==> flow/design.v <==
module CS(clk, reset, X, Y);
	input clk, reset; 
	input [7:0] X;
	output [9:0] Y;
	reg [9:0] X1,X2, X3, X4, X5, X6, X7, X8, X9;
	wire[9:0] avg_w;
	reg [9:0] avg;
	reg [9:0] appr;
	wire[9:0] Y_keep_w;
	reg [9:0] Y;
	reg [12:0] avg_dividend;
	reg [12:0] Y_dividend;
	reg [12:0] total_num;
	reg [9:0] least;
	wire [12:0] avg_dis = 13'd9;
	wire [12:0] Y_dis = 13'd8;
	always @(negedge clk) begin
		if(reset) begin
			X1 <= 0; X2 <= 0; X3 <= 0; X4 <= 0; X5 <= 0; X6 <= 0; X7 <= 0; X8 <= 0; X9 <= 0;
			avg_dividend <= 0;
			total_num <= 0;
		end  
		else begin 
			if (total_num < 9)
				total_num <= total_num + 1;
			X1 <= X2;
			X2 <= X3;
			X3 <= X4;
			X4 <= X5;
			X5 <= X6;
			X6 <= X7;
			X7 <= X8;
			X8 <= X9;
			X9 <= X;
			avg_dividend <= X2+X3+X4+X5+X6+X7+X8+X9+X; 	
		end  
	end  
	calc c1(avg_dividend, avg_dis, avg_w);
	always @(*) begin
		avg = avg_w;
		appr = X1;
		least = 1000;
		if( (avg >= X1) && (avg - X1) < least) begin
			appr = X1;
			least = avg - X1;
		end
		if(avg >= X2 && (avg - X2) < least) begin
			appr = X2;
			least = avg - X2;
		end
		if(avg >= X3 && (avg - X3) < least) begin
			appr = X3;
			least = avg - X3;
		end
		if(avg >= X4 && (avg - X4) < least) begin
			appr = X4;
			least = avg - X4;
		end
		if(avg >= X5 && (avg - X5) < least) begin
			appr = X5;
			least = avg - X5;
		end
		if(avg >= X6 && (avg - X6) < least) begin
			appr = X6;
			least = avg - X6;
		end
		if(avg >= X7 && (avg - X7) < least) begin
			appr = X7;
			least = avg - X7;
		end
		if(avg >= X8 && (avg - X8) < least) begin
			appr = X8;
			least = avg - X8;
		end
		if(avg >= X9 && (avg - X9) < least) begin
			appr = X9;
			least = avg - X9;
		end
		Y_dividend = avg_dividend + avg_dis*appr;
	end  
	calc c2(Y_dividend, Y_dis, Y_keep_w);	
	always @(posedge clk) begin
		if (total_num >= 9)
			Y <= Y_keep_w;
	end 
endmodule
module  calc
    #(parameter width=13)   
	(dividend, divisor, merchant);
	input [width-1:0]       dividend;   
	input [width-1:0]       divisor;   
	output [width-1:0]      merchant;   
	reg [width-1:0]     	temp_dividend;  
	reg [width-1:0]      	temp_divisor;  
	reg [2*width-1:0]    	temp_did;
	reg [2*width-1:0]   	temp_dis;
	reg [width-1:0]      	merchant;   
	reg [width-1:0]      	remainder;   
	integer 		i;
    always @(*) begin
		temp_dividend = dividend;
		temp_divisor = divisor;	
	end
    always @(*) begin
		temp_did = {{width{1'b0}}, temp_dividend};
		temp_dis = {temp_divisor, {width{1'b0}}};
		for(i = 0; i < width; i = i +1) begin
			temp_did = temp_did << 1;
			if(temp_did >= temp_dis) 
				temp_did = temp_did - temp_dis + 1'b1;
			else 
				temp_did = temp_did;
		end  
		merchant = temp_did[width-1:0];
		remainder = temp_did[width*2-1: width];
	end  
endmodule
Ticket comment

### Step by step through the tools: CS

Each step is given for the RTL above and for the edited RTL.
Lines under "original" count in the file above, lines under "edited" in the edited file.
"difference" is "edited" less "original", of the values as shown.
Cell names lack the library's common part.
Not given: -

| set-up | value |
|---|---|
| design top | CS |
| clock input | clk |
| cell library | sky130hd |
| corner | tt_025C_1v80 |

### Edit of the RTL

The edit as a unified diff against the file above.
This change comes from a script, not from a designer. The edited design behaves differently; no optimisation was intended.

```diff
@@ -16,10 +16,5 @@
 	wire [12:0] Y_dis = 13'd8;
 	always @(negedge clk) begin
-		if(reset) begin
-			X1 <= 0; X2 <= 0; X3 <= 0; X4 <= 0; X5 <= 0; X6 <= 0; X7 <= 0; X8 <= 0; X9 <= 0;
-			avg_dividend <= 0;
-			total_num <= 0;
-		end  
-		else begin 
+		begin 
 			if (total_num < 9)
 				total_num <= total_num + 1;
```

### Word-level counts

Counts by Yosys on the flattened word-level netlist (proc, flatten, opt, wreduce; memories kept). Register bits leave out memories and registers merged into their read ports (data or address). Print and check cells are left out. Cells with the same type and inputs are merged into one.

Bit counts:

| item | original | edited | difference |
|---|---|---|---|
| input port bits | 10 | 10 | 0 |
| register bits | 126 | 108 | -18 |
| cells after elaboration | 183 | 182 | -1 |

Operators by class:

| item | original | edited | difference |
|---|---|---|---|
| $mul | 1 | 1 | 0 |
| multiplexer cells | 42 | 42 | 0 |
| magnitude comparators | 46 | 46 | 0 |
| reduce/logical cells | 9 | 9 | 0 |
| add/subtract/negate cells | 71 | 71 | 0 |

Operators with widths:

| cell | original | edited | difference |
|---|---|---|---|
| >= comparator 10 bit | 9 | 0 | -9 |
| subtractor 10 bit | 9 | 0 | -9 |
| >= comparator 10 x 8 -> 1 bit | 0 | 9 | +9 |
| subtractor 10 x 8 -> 10 bit | 0 | 9 | +9 |
| adder 13 x 10 -> 13 bit | 4 | 0 | -4 |
| adder 13 x 8 -> 13 bit | 1 | 3 | +2 |
| two-way mux 10 bit | 18 | 17 | -1 |
| adder 10 x 10 -> 11 bit | 1 | 0 | -1 |
| adder 11 x 10 -> 12 bit | 1 | 0 | -1 |
| adder 12 x 10 -> 13 bit | 1 | 0 | -1 |
| adder 10 x 8 -> 11 bit | 0 | 1 | +1 |
| adder 11 x 8 -> 12 bit | 0 | 1 | +1 |
| adder 12 x 8 -> 13 bit | 0 | 1 | +1 |
| adder 8 x 8 -> 9 bit | 0 | 1 | +1 |
| adder 9 x 8 -> 10 bit | 0 | 1 | +1 |
| two-way mux 8 bit | 0 | 1 | +1 |

Unchanged operator kinds not shown: 16.

### Logic depth

Yosys ltp: most cells in a row. Word level: on the elaborated netlist, between registers, memories and ports. Mapped: between sequential cells and ports; inverters and the memories' decode and read muxes count.

Depth:

| item | original | edited | difference |
|---|---|---|---|
| word-level depth | 108 | 108 | 0 |
| ABC_AREA | 0 | 0 | - |
| depth in mapped cells | 187 | 196 | +9 |

### Netlist

Yosys stat after the flow's synthesis: flattened, memories mapped to cells. It holds for the ABC_AREA given above (unset counts as 0); a run with the other value may have another netlist.

Synthesis totals:

| item | original | edited | difference |
|---|---|---|---|
| buffers | 48 | 50 | +2 |
| chip area (Yosys) (um^2) | 15881.5 | 16394.5 | +513.0 |
| flip-flop cells | 107 | 107 | 0 |
| area of sequential cells (um^2) | 2242.2 | 2372.3 | +130.1 |
| mapped cells | 1987 | 2015 | +28 |

Cells by type:

| cell type | original | edited | difference |
|---|---|---|---|
| nor2_1 | 197 | 140 | -57 |
| nand2_1 | 114 | 147 | +33 |
| nor2b_1 | 66 | 39 | -27 |
| inv_1 | 178 | 194 | +16 |
| nand3_1 | 31 | 46 | +15 |
| dfxtp_1 | 97 | 84 | -13 |
| mux2i_1 | 53 | 40 | -13 |
| edfxtp_1 | 10 | 23 | +13 |
| nor3_1 | 37 | 47 | +10 |
| nand4_1 | 30 | 40 | +10 |
| a211oi_1 | 20 | 30 | +10 |
| o31ai_1 | 6 | 15 | +9 |
| xnor2_1 | 61 | 69 | +8 |
| and2_1 | 21 | 13 | -8 |
| o22ai_1 | 7 | 13 | +6 |
| o21bai_1 | 6 | 12 | +6 |
| a21oi_1 | 126 | 131 | +5 |
| o21a_1 | 19 | 24 | +5 |

Unchanged cell types not shown: 17.
The list need not be complete.
By module: a second synthesis without flattening, with its own total; a netlist apart from the flattened one above.

Second synthesis, totals:

| item | original | edited | difference |
|---|---|---|---|
| cell total of the unflattened synthesis | 7698 | 7586 | -112 |
| area total of the unflattened synthesis (um^2) | 57450.1 | 57143.6 | -306.5 |

Rows give one instance, submodules left out.

Modules, original:

| module | cells | area (um^2) | instances | seq. area (um^2) |
|---|---|---|---|---|
| calc | 3122 | 22668.0 | 2 | 0.0 |
| CS | 1454 | 12114.1 | 1 | 2242.2 |

Modules, edited:

| module | cells | area (um^2) | instances | seq. area (um^2) |
|---|---|---|---|---|
| calc | 3122 | 22668.0 | 2 | 0.0 |
| CS | 1342 | 11807.6 | 1 | 2372.3 |

### Flow runs

Runs of the flow (Yosys, OpenROAD) on both versions; the two runs of a pair have the same settings. The constraints put input and output delay at 20% of the set period each and load the outputs with 0.01 pF.

| flow settings, pair 1 | value |
|---|---|
| CORE_UTILIZATION | 40 |
| period_ns | 70.0 |
| CAP_MARGIN | 20 |
| CORE_MARGIN | 2 |
| SLEW_MARGIN | 20 |

Final reports, pair 1:

| item | original | edited | difference |
|---|---|---|---|
| chip area in the Yosys report (um^2) | 15881.5 | 16394.5 | +513.0 |
| worst setup slack after layout (ns) | 1.935 | 1.511 | -0.424 |
| post-layout utilization | 0.473 | 0.495 | +0.022 |
| die outline area (um^2) | 41312.6 | 42621.6 | +1309.0 |

| flow settings, pair 2 | value |
|---|---|
| ABC_AREA | 1 |
| CAP_MARGIN | 0 |
| CELL_PAD_IN_SITES_DETAIL_PLACEMENT | 2 |
| CELL_PAD_IN_SITES_GLOBAL_PLACEMENT | 1 |
| CORE_UTILIZATION | 35 |
| CTS_CLUSTER_DIAMETER | 170 |
| MAX_ROUTING_LAYER | met4 |
| MIN_ROUTING_LAYER | met2 |
| PLACE_DENSITY | 0.53 |
| period_ns | 97.5 |
| CORE_MARGIN | 2 |
| SLEW_MARGIN | 20 |

Final reports, pair 2:

| item | original | edited | difference |
|---|---|---|---|
| chip area in the Yosys report (um^2) | 15534.9 | 15289.7 | -245.2 |
| worst setup slack after layout (ns) | 9.123 | 8.276 | -0.847 |
| post-layout utilization | 0.386 | 0.39 | +0.004 |
| die outline area (um^2) | 46087.5 | 45373.3 | -714.2 |
